==> flow/design.v <==
module setHexValue (output reg [6:0] display, input [3:0] value);
always @(*)begin 
	case(value)
		0: display  <= 7'b0000001;
		1: display  <= 7'b1001111;
		2: display  <= 7'b0010010;
		3: display  <= 7'b0000110;
		4: display  <= 7'b1001100;
		5: display  <= 7'b0100100;
		6: display  <= 7'b0100000;
		7: display  <= 7'b0001111;
		8: display  <= 7'b0000000;
		9: display  <= 7'b0001100;
		10: display  <= 7'b0001000;
		11: display  <= 7'b1100000;
		12: display  <= 7'b0110001;
		14: display  <= 7'b0110000;
		15: display  <= 7'b0111000;
		default: display <= 7'b1111111;  
		endcase
end
endmodule
module displayHex(output [6:0] Out0, Out1, Out2, Out3, 
					output reg [6:0]Out4, Out5, 
					 Out6, Out7, Out8, Out9, Out10, Out11, Out12, Out13,
					 input [13:0] inputBinary);
reg [3:0] temp0, temp1, temp2, temp3;
wire [6:0] tempOut0, tempOut1, tempOut2, tempOut3;
always @(*)begin
	temp0 <= (inputBinary[0]*1) + (inputBinary[1]*2) +
			(inputBinary[2]*4)+ (inputBinary[3]*8);		
	temp1 <= (inputBinary[4]*1) + (inputBinary[5]*2) +
			(inputBinary[6]*4)+ (inputBinary[7]*8);			
	temp2 <= (inputBinary[8]*1) + (inputBinary[9]*2) +
			(inputBinary[10]*4)+ (inputBinary[11]*8);		
	temp3 <= (inputBinary[12]*1) + (inputBinary[13]*2);	
	Out4 <= 7'b1111111;
	Out5 <= 7'b1111111;
	Out6 <= 7'b1111111;
	Out7 <= 7'b1111111;
	Out8 <= 7'b1111111;
	Out9 <= 7'b1111111;
	Out10 <= 7'b1111111;
	Out11 <= 7'b1111111;
	Out12 <= 7'b1111111;
	Out13 <= 7'b1111111;	
end
setHexValue u1(tempOut0, temp0);
setHexValue u2(tempOut1, temp1);
setHexValue u3(tempOut2, temp2);
setHexValue u4(tempOut3, temp3);
assign Out0 = tempOut0;
assign Out1 = tempOut1;
assign Out2 = tempOut2;
assign Out3 = tempOut3;
endmodule
module displayBinary(output reg [6:0] Out0, Out1, Out2, Out3, Out4, Out5, 
					 Out6, Out7, Out8, Out9, Out10, Out11, Out12, Out13,
					input [13:0] inputBinary);
always @(*)begin
	Out0 <= (inputBinary[0] == 1'b0)?(7'b0000001):(7'b1001111);
	Out1 <= (inputBinary[1] == 1'b0)?(7'b0000001):(7'b1001111);
	Out2 <= (inputBinary[2] == 1'b0)?(7'b0000001):(7'b1001111);
	Out3 <= (inputBinary[3] == 1'b0)?(7'b0000001):(7'b1001111);
	Out4 <= (inputBinary[4] == 1'b0)?(7'b0000001):(7'b1001111);
	Out5 <= (inputBinary[5] == 1'b0)?(7'b0000001):(7'b1001111);
	Out6 <= (inputBinary[6] == 1'b0)?(7'b0000001):(7'b1001111);
	Out7 <= (inputBinary[7] == 1'b0)?(7'b0000001):(7'b1001111);
	Out8 <= (inputBinary[8] == 1'b0)?(7'b0000001):(7'b1001111);
	Out9 <= (inputBinary[9] == 1'b0)?(7'b0000001):(7'b1001111);
	Out10 <= (inputBinary[10] == 1'b0)?(7'b0000001):(7'b1001111);
	Out11 <= (inputBinary[11] == 1'b0)?(7'b0000001):(7'b1001111);
	Out12 <= (inputBinary[12] == 1'b0)?(7'b0000001):(7'b1001111);
	Out13 <= (inputBinary[13] == 1'b0)?(7'b0000001):(7'b1001111);
end 
endmodule
module mux21( 
output reg [6:0] disp0, disp1, disp2, disp3, disp4, disp5, disp6, disp7,  
				disp8, disp9, disp10, disp11, disp12, disp13,
input [13:0] inputBinary, 
input DispSelect);
wire [6:0]Out0, Out1, Out2, Out3, Out4, Out5, Out6, 
	Out7, Out8, Out9, Out10, Out11, Out12, Out13, 
	Out14, Out15, Out16, Out17, Out18, Out19, Out20, 
	Out21, Out22, Out23, Out24, Out25, Out26, Out27;
displayHex hex(Out0, Out1, Out2, Out3, Out4, Out5, Out6, Out7, Out8, 
			Out9, Out10, Out11, Out12, Out13,inputBinary);
displayBinary binary(Out14, Out15, Out16, Out17, Out18, Out19, Out20, 
			Out21, Out22, Out23, Out24, Out25, Out26, Out27, inputBinary);	
always@ (*)begin
	if (DispSelect == 1'b1)begin 
		disp0 <= Out0;
		disp1 <= Out1;
		disp2 <= Out2;
		disp3 <= Out3;
		disp4 <= Out4;
		disp5 <= Out5;
		disp6 <= Out6;
		disp7 <= Out7;
		disp8 <= Out8;
		disp9 <= Out9;
		disp10 <= Out10;
		disp11 <= Out11;
		disp12 <= Out12;
		disp13 <= Out13;
		end
	else begin 
		disp0 <= Out14;
		disp1 <= Out15;
		disp2 <= Out16;
		disp3 <= Out17;
		disp4 <= Out18;
		disp5 <= Out19;
		disp6 <= Out20;
		disp7 <= Out21;
		disp8 <= Out22;
		disp9 <= Out23;
		disp10 <= Out24;
		disp11 <= Out25;
		disp12 <= Out26;
		disp13 <= Out27;
		end
end
endmodule
module MUX81 (
    output reg [13:0] dout,
    input [2:0] sel,
    input [13:0] d1, d2, d3, d4, d5, d6, d7, d8,
    input clk);
    always @ (posedge clk) begin
        casez(sel)
            3'b000: dout <= d1;
            3'b001: dout <= d2;
            3'b010: dout <= d3;
            3'b011: dout <= d4;
            3'b100: dout <= d5;
            3'b101: dout <= d6;
            3'b110: dout <= d7;
            3'b111: dout <= d8;
            default: dout <= 14'bz;
        endcase
    end
endmodule
module register(
    output reg [13:0] q,
    input [13:0] R, ALUout,
    input clk, ldR, ldALU, rst);
    always @ (posedge clk) begin
        if (rst == 1'b1) q <= 14'b0;
        else if (ldR == 1'b1) q <= R;
        else if (ldALU == 1'b1) q <= ALUout;
    end
endmodule
module registerArray(
    output [13:0] rout1, rout2, ramOut,
    input [13:0] rin, ALUin,
    input [7:0] ldR, ldALU,
    input [2:0] selrd1, selrd2, selram,
    input clk, rst);
    wire [13:0] rd0, rd1, rd2, rd3, rd4, rd5, rd6, rd7;
    register R0 (rd0, rin, ALUin, clk, ldR[0], ldALU[0], rst);  
    register R1 (rd1, rin, ALUin, clk, ldR[1], ldALU[1], rst);  
    register R2 (rd2, rin, ALUin, clk, ldR[2], ldALU[2], rst);  
    register R3 (rd3, rin, ALUin, clk, ldR[3], ldALU[3], rst);  
    register R4 (rd4, rin, ALUin, clk, ldR[4], ldALU[4], rst);  
    register R5 (rd5, rin, ALUin, clk, ldR[5], ldALU[5], rst);  
    register R6 (rd6, rin, ALUin, clk, ldR[6], ldALU[6], rst);  
    register R7 (rd7, rin, ALUin, clk, ldR[7], ldALU[7], rst);  
    MUX81 M1 (rout1, selrd1, rd0, rd1, rd2, rd3, rd4, rd5, rd6, rd7, clk);
    MUX81 M2 (rout2, selrd2, rd0, rd1, rd2, rd3, rd4, rd5, rd6, rd7, clk);
    MUX81 M3 (ramOut, selram, rd0, rd1, rd2, rd3, rd4, rd5, rd6, rd7, clk);
endmodule
module ALU (ALU_OUTPUT, ALU_FLAGS, A, B, ALU_OpCode, en, rstFlags, clk);
	output reg [13:0] ALU_OUTPUT;
	output reg [2:0] ALU_FLAGS;
	input [13:0] A, B;
	input [4:0] ALU_OpCode;
	input en, rstFlags, clk;
	reg [27:0] tempMult;
	reg [14:0] tempOver;
	always @(posedge clk or posedge rstFlags) begin
		if (rstFlags == 1'b1) begin  
			ALU_OUTPUT <= 14'd0;
			ALU_FLAGS <= 2'd0;
			tempMult <= 15'd0;
			tempOver <= 15'd0;
		end
		else if (en) case (ALU_OpCode)
			5'b00000: ALU_OUTPUT <= 14'b0;  
			5'b00001: ALU_OUTPUT <= 14'b0;  
			5'b00010: ALU_OUTPUT <= 14'b0;  
			5'b00011: begin  
					tempOver = A + B;
					if (tempOver[14] == 1'b1) ALU_FLAGS <= 3'd3;  
					ALU_OUTPUT <= tempOver[13:0];
			end
			5'b00100: begin  
					if (A < B) begin
						ALU_FLAGS <= 3'd4;  
						ALU_OUTPUT <= 14'b0;
					end
					else ALU_OUTPUT <= A - B; 
			end
			5'b00101: begin  
					tempMult = A * B;
					if (tempMult > 14'd255) ALU_FLAGS <= 3'd3;  
					ALU_OUTPUT <= tempMult[13:0];
			end
			5'b00110: begin  
					if (B == 1'd0) begin
						ALU_FLAGS <= 3'd5;  
						ALU_OUTPUT <= A;
					end
					else ALU_OUTPUT <= A / B; 
			end
			5'b00111: ALU_FLAGS <= (A < B) ? 3'd1:3'd2;  
			5'b01000: ALU_FLAGS <= (A > B) ? 3'd1:3'd2;  
			5'b01001: ALU_FLAGS <= (A <= B) ? 3'd1:3'd2;  
			5'b01010: ALU_FLAGS <= (A >= B) ? 3'd1:3'd2;  
			5'b01011: ALU_FLAGS <= (A == B) ? 3'd1:3'd2;  
			5'b01100: ALU_FLAGS <= (A != B) ? 3'd1:3'd2;  
			5'b01101: ALU_OUTPUT <= A & B;  
			5'b01110: ALU_OUTPUT <= A | B;  
			5'b01111: ALU_OUTPUT <= ~A;  
			5'b10000: ALU_OUTPUT <= A ^ B;  
			5'b10001: begin  
					tempOver = (~A) + 1; 
					if (tempOver[14] == 1'b1) ALU_FLAGS <= 3'd3;  
					ALU_OUTPUT <= tempOver[13:0];
			end
			5'b10010: ALU_OUTPUT <= A << B;  
			5'b10011: ALU_OUTPUT <= A >> B;  
			5'b10100: ALU_OUTPUT <= A << 1;  
			5'b10101: ALU_OUTPUT <= A >> 1;  
			5'b10110: ALU_OUTPUT <= A <<< 1;  
			5'b10111: ALU_OUTPUT <= A >>> 1;  
			5'b11000: ALU_OUTPUT <= {A[12:0], A[13]};  
			5'b11001: ALU_OUTPUT <= {A[0], A[13:1]};  
			5'b11010: ALU_OUTPUT <= 14'b0;  
			5'b11011: ALU_OUTPUT <= 14'b0;  
			5'b11100: begin 
					if((A % 2'd2)== 0) ALU_FLAGS <= 3'd6;
					else ALU_FLAGS <= 3'd7;
			end	
			5'b11101: ALU_OUTPUT <= A;  
			5'b11110: ALU_OUTPUT <= 14'b0;  
			5'b11111: ALU_OUTPUT <= 14'b0;  
			default: ALU_FLAGS <= 3'd0;
		endcase
	end
endmodule
module controlUnit (
    output reg readRAM, writeRAM, ldA, ldB,
    output reg [5:0] address,
    output reg [4:0] opcode,
    output reg [7:0] ldALU, ldR,
    output reg [2:0] result, rega, regb, selram,
    output reg displaySelect,
    output aluEn, halted,
    input [13:0] RAMdata,
    input clk, rst);
    reg [3:0] state;
    reg [5:0] pc;
    reg [13:0] currentInstruction;
    assign aluEn = (state == 4'b0011) || (state == 4'b0110);
    assign halted = (state == 4'b1111);
    always @ (posedge clk, posedge rst) begin
        if (rst == 1'b1) begin
            state <= 4'b0000;
            readRAM <= 1'b0;
            writeRAM <= 1'b0;
            ldA <= 1'b0;
            ldB <= 1'b0;
            displaySelect <= 1'b0;
            selram <= 3'b000;
            opcode <= 5'b00000;
            address <= 6'b000000;
            result <= 3'b000;
            rega <= 3'b000;
            regb <= 3'b000;
            ldALU <= 8'b00000000;
            ldR <= 8'b00000000;
            pc <= 6'b000000;
            currentInstruction <= 14'b0;
        end
        else begin
            case(state)
                4'b0000: begin  
                    readRAM <= 1'b1;
                    state <= 4'b0001;
                    address <= pc;
                end
                4'b0001: begin  
                    readRAM <= 1'b0;
                    opcode <= RAMdata[13:9];
                    result <= RAMdata[8:6];
                    rega <= RAMdata[5:3];
                    regb <= RAMdata[2:0];
                    currentInstruction <= RAMdata[13:0];
                    state <= 4'b0010;
                end
                4'b0010: begin  
                    case (opcode)
                        5'b00000:     state <= 4'b0110;
                        5'b00001:       state <= 4'b0110;
                        5'b00010:      state <= 4'b0110;
                        5'b00011:       state <= 4'b0011;
                        5'b00100:       state <= 4'b0011;
                        5'b00101:       state <= 4'b0011;
                        5'b00110:       state <= 4'b0011;
                        5'b00111:     state <= 4'b0110;
                        5'b01000:     state <= 4'b0110;
                        5'b01001:     state <= 4'b0110;
                        5'b01010:     state <= 4'b0110;
                        5'b01011:     state <= 4'b0110;
                        5'b01100:     state <= 4'b0110;
                        5'b01101:      state <= 4'b0011;
                        5'b01110:       state <= 4'b0011;
                        5'b01111:      state <= 4'b0011;
                        5'b10000:      state <= 4'b0011;
                        5'b10001:   state <= 4'b0011;
                        5'b10010:      state <= 4'b0011;
                        5'b10011:      state <= 4'b0011;
                        5'b10100:       state <= 4'b0011;
                        5'b10101:       state <= 4'b0011;
                        5'b10110:       state <= 4'b0011;
                        5'b10111:       state <= 4'b0011;
                        5'b11000:       state <= 4'b0011;
                        5'b11001:       state <= 4'b0011;
                        5'b11010:     state <= 4'b1100;
                        5'b11011:     state <= 4'b1101;
                        5'b11100:       state <= 4'b0110;
                        5'b11101:       state <= 4'b0011;
                        5'b11110:       state <= 4'b0100;
                        5'b11111:       state <= 4'b0101;
                        default:    state <= 4'b0000;
                    endcase
                end
                4'b0011: begin  
                    case(result)
                        3'b000: ldALU <= 8'b00000001;
                        3'b001: ldALU <= 8'b00000010;
                        3'b010: ldALU <= 8'b00000100;
                        3'b011: ldALU <= 8'b00001000;
                        3'b100: ldALU <= 8'b00010000;
                        3'b101: ldALU <= 8'b00100000;
                        3'b110: ldALU <= 8'b01000000;
                        3'b111: ldALU <= 8'b10000000;
                        default: ldALU <= 8'b00000000;
                    endcase
                    state <= 4'b0111;
                end
                4'b0100: begin  
                    readRAM <= 1'b1;
                    address <= RAMdata[5:0];
                    case(result)
                        3'b000: ldR <= 8'b00000001;
                        3'b001: ldR <= 8'b00000010;
                        3'b010: ldR <= 8'b00000100;
                        3'b011: ldR <= 8'b00001000;
                        3'b100: ldR <= 8'b00010000;
                        3'b101: ldR <= 8'b00100000;
                        3'b110: ldR <= 8'b01000000;
                        3'b111: ldR <= 8'b10000000;
                        default: ldR <= 8'b00000000;
                    endcase
                    state <= 4'b0111;
                end
                4'b0101: begin  
                    address <= RAMdata[5:0];
                    selram <= result;
                    state <= 4'b0111;
                end
                4'b0110: begin  
                    if (opcode == 5'b00001) state <= 4'b1111;
                    else state <= 4'b0111;
                end
                4'b0111: begin  
                    if (opcode == 5'b11111) writeRAM <= 1'b1;
                    if (opcode == 5'b11010) displaySelect <= 1'b0;
                    if (opcode == 5'b11011) displaySelect <= 1'b1;
                    state <= 4'b1000;
                end 
                4'b1000: begin  
                    state <= 4'b1011;
                end
                4'b1001: begin
                end
                4'b1010: begin
                end
                4'b1011: begin  
                    ldALU <= 8'b00000000;
                    readRAM <= 1'b0;
                    ldR <= 8'b00000000;
                    writeRAM <= 1'b0;
                    ldA <= 1'b0;
                    pc <= pc + 1;
                    state <= 4'b0000;
                end
                4'b1100: begin  
                    ldA <= 1'b1;
                    state <= 4'b0111;
                end
                4'b1101: begin  
                    ldA <= 1'b1;
                    state <= 4'b0111;
                end
                4'b1111: begin  
                    state <= 4'b1111;
                end
                default: state <= 4'b0000;
            endcase
        end
    end
endmodule
module CPU (
    output [6:0] disp0, disp1, disp2, disp3, disp4, disp5, disp6, disp7, disp8, disp9, disp10, disp11, disp12, disp13,
    output [2:0] flags,
    output halted,
    output [5:0] mem_addr,
    output mem_wr,
    output [13:0] mem_wdata,
    input [13:0] mem_rdata,
    input clk, rst);
    wire [13:0] data_o, A, B, ALUout, ramOut, inputBinary;
    wire [7:0] ldR, ldALU;
    wire [5:0] address;
    wire [4:0] opcode;
    wire [2:0] result, rega, regb, selram;
    wire readRAM, writeRAM, displaySelect, ldA, ldB, aluEn;
    assign data_o = mem_rdata;
    assign mem_addr = address;
    assign mem_wr = writeRAM;
    assign mem_wdata = ramOut;
    registerArray RA1 (A, B, ramOut, data_o, ALUout, ldR, ldALU, rega, regb, selram, clk, rst);
    ALU A1 (ALUout, flags, A, B, opcode, aluEn, rst, clk);
    controlUnit CU1 (readRAM, writeRAM, ldA, ldB, address, opcode, ldALU, ldR, result, rega, regb, selram, displaySelect, aluEn, halted, data_o, clk, rst);
    register disreg (inputBinary, A, B, clk, ldA, ldB, rst);
    mux21 display (disp0, disp1, disp2, disp3, disp4, disp5, disp6, disp7, disp8, disp9, disp10, disp11, disp12, disp13, inputBinary, displaySelect); 
endmodule
# [From RTL to reports: CPU]
# The steps from the RTL of CPU to its reports follow in flow order.
# Line numbers count from 1 in the design file above.
# Operators: Yosys type, input widths -> output width; for muxes data width and select width s.
# Cell names lack the library's common part.
# Not given: --
[inputs] design="CPU" clock_port="clk" lib="sky130hd" corner="tt_025C_1v80"

# [After elaboration]
# Counts by Yosys on the flattened word-level netlist (proc, flatten, opt, wreduce; memories kept). Register bits leave out memories and registers merged into their read ports (data or address). Print and check cells are left out.
# Yosys's memory passes give these memory sizes; they may raise the number of words (mostly to a power of two), join words into wider ones and drop unused or constant bits.
[classes] addsub=14 multipliers=1 n_div=1 cmp=5 eq_ne=74 n_shift=2 n_mux=74 n_logic=5 reduce_and_logical=35
[op_table] operator="$mul 14x14->28" n=1
[op_table] operator="$pmux 14 s8" n=3
[op_table] operator="$mux 14" n=19
[op_table] operator="$pmux 14 s17" n=1
[op_table] operator="$div 14x14->14" n=1
[op_table] operator="$mux 7" n=28
[op_table] operator="$eq 5x5->1 const B" n=16
[op_table] operator="$eq 5x4->1 const B" n=8
[op_table] operator="$eq 3x3->1 const B" n=12
[op_table] operator="$pmux 3 s12" n=1
[op_table] operator="$pmux 4 s9" n=1
[op_table] operator="$logic_not 32->1" n=1
[op_table] operator="$pmux 8 s2" n=2
[op_table] operator="$reduce_bool 2->1" n=14
[op_table] operator="$gt 28x8->1 const B" n=1
[op_table] operator="$eq 4x4->1 const B" n=7
[op_table] operator="$eq 5x3->1 const B" n=4
[op_table] operator="$eq 3x2->1 const B" n=6
[op_table] operator="$reduce_bool 17->1" n=1
[op_table] operator="$eq 4x3->1 const B" n=4
[op_table] operator="$add 14x14->15" n=1
[op_table] operator="$not 14->15" n=1
[op_table] operator="$add 15x1->15 const B" n=1
[op_table] operator="$mux 3" n=5
[op_table] operator="$sub 14x14->14" n=1
[op_table] operator="$ge 14x14->1" n=1
[op_table] operator="$gt 14x14->1" n=1
[op_table] operator="$le 14x14->1" n=1
# Other operator kinds: 35; their cells: 68.
[word_totals] register_bits=237 latch_bits=0 mem_bits_rw=0 rom_bits=704 clocked_rd_ports_x_width=0 n_memories=7 out_inout_bits=123
[memory_table] memory="(name not given)" words=32 width=4 rd=1 write_ports=0 line=303 source="case (opcode)"
[memory_table] memory="(name not given)" words=16 width=7 rd=1 write_ports=0 line=3 source="case(value)"
[memory_table] memory="(name not given)" words=16 width=7 rd=1 write_ports=0 line=3
[memory_table] memory="(name not given)" words=16 width=7 rd=1 write_ports=0 line=3
[memory_table] memory="(name not given)" words=16 width=7 rd=1 write_ports=0 line=3
[memory_table] memory="(name not given)" words=8 width=8 rd=1 write_ports=0 line=340 source="case(result)"
# Memories not listed: 1.

# [Logic depth]
# Yosys ltp: most cells in a row. Word level: on the elaborated netlist, between registers, memories and ports. Mapped: between sequential cells and ports; inverters and the memories' decode and read muxes count.
[logic_depth] word_depth=4 ABC_AREA=0 mapped_depth=119

# [After synthesis]
# The flow's flattened synthesis, as Yosys stat reports it; memories are mapped. The netlist is that of the ABC_AREA named above (0 if unset); the other value can give another one.
# Totals and module areas in this step are rounded.
[types] cell="dfxtp_1" n=168 type_area_um2=3.36E+03
[types] cell="ha_1" n=260 type_area_um2=3253.12
[types] cell="fa_1" n=143 type_area_um2=2.86E+03
[types] cell="nor2_1" n=550 type_area_um2=2064.48
[types] cell="dfrtp_1" n=69 type_area_um2=1.73E+03
[types] cell="mux2i_1" n=166 type_area_um2=1.66E+03
[types] cell="a21oi_1" n=270 type_area_um2=1.35E+03
[types] cell="nand2_1" n=328 type_area_um2=1.23E+03
[types] cell="mux4_2" n=54 type_area_um2=1.22E+03
[types] cell="o21ai_0" n=191 type_area_um2=955.917
[types] cell="inv_1" n=246 type_area_um2=923.386
[types] cell="clkbuf_1" n=233 type_area_um2=874.589
[types] cell="mux2_2" n=66 type_area_um2=743.213
[types] cell="buf_4" n=62 type_area_um2=465.446
[types] cell="nor3_1" n=91 type_area_um2=455.437
[types] cell="o21a_1" n=55 type_area_um2=412.896
[types] cell="xnor2_1" n=47 type_area_um2=411.645
[types] cell="xor2_1" n=29 type_area_um2=253.994
# Other cell types: 81; their cells: 725.
[mapped] cells=3753 area_um2=29400 seqArea_um2=5090 ff_cells=237 buf_cells=334
# The figures by module come from a second, unflattened synthesis with its own total; it is not the netlist above.
[hier_totals] hier_cells=3815 area_unflattened_um2=32200
# Rows give one instance, submodules left out.
[modules] module="ALU" instances=1 cells=2209 mod_area_um2=16400 mod_seq_area_um2=425
[modules] module="register" instances=9 cells=62 mod_area_um2=659 mod_seq_area_um2=280
[modules] module="MUX81" instances=3 cells=136 mod_area_um2=1270 mod_seq_area_um2=280
[modules] module="controlUnit" instances=1 cells=219 mod_area_um2=2530 mod_seq_area_um2=1330
[modules] module="mux21" instances=1 cells=109 mod_area_um2=1260 mod_seq_area_um2=0.0
[modules] module="setHexValue" instances=4 cells=35 mod_area_um2=243 mod_seq_area_um2=0.0
[modules] module="displayBinary" instances=1 cells=100 mod_area_um2=743 mod_seq_area_um2=0.0
[modules] module="displayHex" instances=1 cells=72 mod_area_um2=533 mod_seq_area_um2=0.0
[modules] module="CPU" instances=1 cells=0 mod_area_um2=0.0 mod_seq_area_um2=0.0
[modules] module="registerArray" instances=1 cells=0 mod_area_um2=0.0 mod_seq_area_um2=0.0

# [Worst setup path after synthesis]
# OpenSTA on the mapped netlist: ideal clock, no wires. The path of least setup slack (recovery checks aside). Input and output delay are each 20% of the period. Register names are those of the netlist, which keeps one name where synthesis merged equal registers.
[synth_timing] path_kind="flip-flop to flip-flop" from="reg RA1.M2.dout[0]" to="reg A1.ALU_OUTPUT[0]" tclk_ps=24000 setup_time_ps=142 launch_ps=0 arrival_ps=23752 path_slack_ps=107 path_delay_ps=23894 stages=112 n_path_buf=9 period_less_setup_slack_ps=23893
# "path_delay_ps" is the arrival time less input delay plus setup time.
# "stages" counts driving pins, that of a launching flip-flop among them; a cell with two outputs on the path counts twice.
# "period_less_setup_slack_ps" = period - worst setup slack (recovery checks aside). The figure is calculated, with input and output delays left at 20% of the set period.
# The rows between start and end are the longest chain of elaborated cells between them; the timing report does not say that the signal goes this way. Where chains are equally long, one stands for them.
# Each line given opens the expression or statement behind the cell; cells for indexed reads and writes are added by Yosys, which also makes memories of some case tables.
# At most two assigning lines are given for a register; there are more.
[synth_via] cell_sequence="dfxtp_1 > clkbuf_1 > clkinv_1 > clkbuf_1 > ha_1 > o21bai_1 > nor3_1 > nor2_1 > a21oi_1 > ha_1 > o21a_1 > nor2_1 > or4_1 > nand2_1 > ha_1 > o21a_1 > o21ai_0 > a2111oi_4 > [76 not listed] > o21a_1 > o2111ai_1 > a31oi_1 > and4_1 > o31a_1 > o21ai_0 > a21oi_1 > clkbuf_1 > mux2_2 > ha_1 > nor2b_1 > o31a_1 > o21a_1 > o21ai_0 > a21oi_1 > o21a_1 > o2111ai_1 > a32oi_1" elab_chain_cells=3 cells_between=14 cone_classes="add/sub: 2; mul: 1; div: 1; compare: 1; shift: 2; mux: 3; logic: 3; reduce/logical: 1"
[synth_rtl] item="start: declaration" line=126 source="output reg [13:0] dout,"
[synth_rtl] item="start: assignment" line=132 source="3'b000: dout <= d1;"
[synth_rtl] item="start: assignment" line=133 source="3'b001: dout <= d2;"
[synth_rtl] item="$div 14x14->14" line=214 source="else ALU_OUTPUT <= A / B;"
[synth_rtl] item="$mux 14" line=210 source="if (B == 1'd0) begin"
[synth_rtl] item="$pmux 14 s17" line=188 source="else if (en) case (ALU_OpCode)"
[synth_rtl] item="end: assignment" line=195 source="ALU_OUTPUT <= tempOver[13:0];"
[synth_rtl] item="end: assignment" line=202 source="else ALU_OUTPUT <= A - B;"
[synth_rtl] item="end: declaration" line=174 source="output reg [13:0] ALU_OUTPUT;"

# [Worst path after layout]
# Path of least setup slack in the final report of stored run 2 (OpenROAD, finished layout, wires in). Where an end is a register, its clock arrival counts in the times.
# The report prints the path's times to 10 ps; the period is as set.
[layout_timing] path_kind="flip-flop to flip-flop" from="reg RA1.M2.dout[0]" to="reg A1.ALU_OUTPUT[0]" tclk_ps=18100 setup_time_ps=130 launch_ps=550 arrival_ps=21500 path_slack_ps=-2990 stages=112 n_path_buf=14
# The rows between start and end are the longest chain of elaborated cells between them; the timing report does not say that the signal goes this way. Where chains are equally long, one stands for them.
# At most two assigning lines are given for a register; there are more.
[layout_via] cell_sequence="dfxtp_4 > clkinv_8 > ha_4 > o21bai_4 > nor3_4 > a21oi_2 > ha_1 > o21a_1 > nor2_4 > or4_4 > nand2_4 > ha_4 > o21a_1 > o21ai_2 > a2111oi_4 > mux2i_2 > ha_1 > o21a_1 > [76 not listed] > and4_1 > o31a_1 > o21ai_2 > buf_4 > buf_4 > buf_4 > buf_4 > buf_4 > o31ai_1 > mux2i_1 > o21bai_1 > ha_1 > o21a_1 > o21ai_1 > buf_4 > o211ai_1 > nor3_2 > a32oi_1" elab_chain_cells=3 cells_between=14 cone_classes="add/sub: 2; mul: 1; div: 1; compare: 1; shift: 2; mux: 3; logic: 3; reduce/logical: 1"
[layout_rtl] item="start: declaration" line=126 source="output reg [13:0] dout,"
[layout_rtl] item="start: assignment" line=132 source="3'b000: dout <= d1;"
[layout_rtl] item="start: assignment" line=133 source="3'b001: dout <= d2;"
[layout_rtl] item="$div 14x14->14" line=214 source="else ALU_OUTPUT <= A / B;"
[layout_rtl] item="$mux 14" line=210 source="if (B == 1'd0) begin"
[layout_rtl] item="$pmux 14 s17" line=188 source="else if (en) case (ALU_OpCode)"
[layout_rtl] item="end: assignment" line=195 source="ALU_OUTPUT <= tempOver[13:0];"
[layout_rtl] item="end: assignment" line=202 source="else ALU_OUTPUT <= A - B;"
[layout_rtl] item="end: declaration" line=174 source="output reg [13:0] ALU_OUTPUT;"

# 5 stored runs of CPU in the flow (synthesis by Yosys, layout by OpenROAD, sky130hd cells), in arbitrary order. Constraints: input delay and output delay 20% of the set period each, output load 0.01 pF.
# "achieved_clock_period_ps": clock period set for the run, less the worst setup slack. It is reckoned from that one timing run; input and output delays stay at 20% of the period that was set.
# By "critical_path_time_ps" is meant the share of the clock period that the worst setup path is allowed (20% is reserved at inputs, 20% at outputs), minus its slack. Clock arrival times at its registers enter into it.
# "critical_path_time_ps" is given in steps of 10 ps.
# Values from the reports are rounded here.
run="stored run 1" settings ABC_AREA=0 CAP_MARGIN=15 CELL_PAD_IN_SITES_DETAIL_PLACEMENT=1 CORE_ASPECT_RATIO=0.97 CORE_MARGIN=7 CORE_UTILIZATION=63 CTS_CLUSTER_DIAMETER=245 CTS_CLUSTER_SIZE=45 GPL_ROUTABILITY_DRIVEN=0 HOLD_SLACK_MARGIN=0.26 MAX_ROUTING_LAYER="met5" PLACE_DENSITY=0.6 SETUP_SLACK_MARGIN=2.91 SLEW_MARGIN=40 TNS_END_PERCENT=70 period_ns=18.1
run="stored run 1" outcome="no final report: placement broke off with DPL-0033"
run="stored run 2" settings ABC_AREA=0 CAP_MARGIN=10 CORE_ASPECT_RATIO=0.97 CORE_UTILIZATION=54 CTS_CLUSTER_DIAMETER=103 MAX_ROUTING_LAYER="met5" PLACE_DENSITY_LB_ADDON=0.11 SETUP_SLACK_MARGIN=2.91 period_ns=18.1 CORE_MARGIN=2 SLEW_MARGIN=20
run="stored run 2" results synth_area_um2=29400 design.die.area_um2=56400 finalCellArea_um2=35900 fin_util_pct=66.5 ws_setup_ps=-2990 setupTns_ps=-4380 ws_hold_ps=482 achieved_clock_period_ps=21087 critical_path_time_ps=21090 critical_path_kind="flip-flop to flip-flop"
run="stored run 3" settings CORE_UTILIZATION=40 PLACE_DENSITY=0.6 SETUP_SLACK_MARGIN=-0.72 period_ns=23.2 CAP_MARGIN=20 CORE_MARGIN=2 SLEW_MARGIN=20
run="stored run 3" results synth_area_um2=29400 design.die.area_um2=75700 finalCellArea_um2=32600 fin_util_pct=44.7 ws_setup_ps=783 setupTns_ps=0 ws_hold_ps=470 achieved_clock_period_ps=22417 critical_path_time_ps=22420 critical_path_kind="flip-flop to flip-flop"
run="stored run 4" settings ABC_AREA=0 CAP_MARGIN=15 CELL_PAD_IN_SITES_DETAIL_PLACEMENT=1 CORE_ASPECT_RATIO=0.97 CORE_MARGIN=7 CORE_UTILIZATION=63 CTS_CLUSTER_DIAMETER=245 CTS_CLUSTER_SIZE=45 GPL_ROUTABILITY_DRIVEN=0 HOLD_SLACK_MARGIN=0.26 MAX_ROUTING_LAYER="met5" PLACE_DENSITY=0.6 SETUP_SLACK_MARGIN=2.91 TNS_END_PERCENT=70 period_ns=18.1 SLEW_MARGIN=20
run="stored run 4" outcome="no final report: placement broke off with DPL-0033"
run="stored run 5" settings ABC_AREA=0 CAP_MARGIN=10 CORE_ASPECT_RATIO=0.97 CORE_UTILIZATION=63 CTS_CLUSTER_DIAMETER=103 GPL_ROUTABILITY_DRIVEN=0 HOLD_SLACK_MARGIN=0.12 MAX_ROUTING_LAYER="met5" PLACE_DENSITY_LB_ADDON=0.11 SETUP_SLACK_MARGIN=2.91 TNS_END_PERCENT=45 period_ns=18.1 CORE_MARGIN=2 SLEW_MARGIN=20
run="stored run 5" results synth_area_um2=29400 design.die.area_um2=48400 finalCellArea_um2=35000 fin_util_pct=76.3 ws_setup_ps=-3070 setupTns_ps=-4460 ws_hold_ps=495 achieved_clock_period_ps=21169 critical_path_time_ps=21170 critical_path_kind="flip-flop to flip-flop"
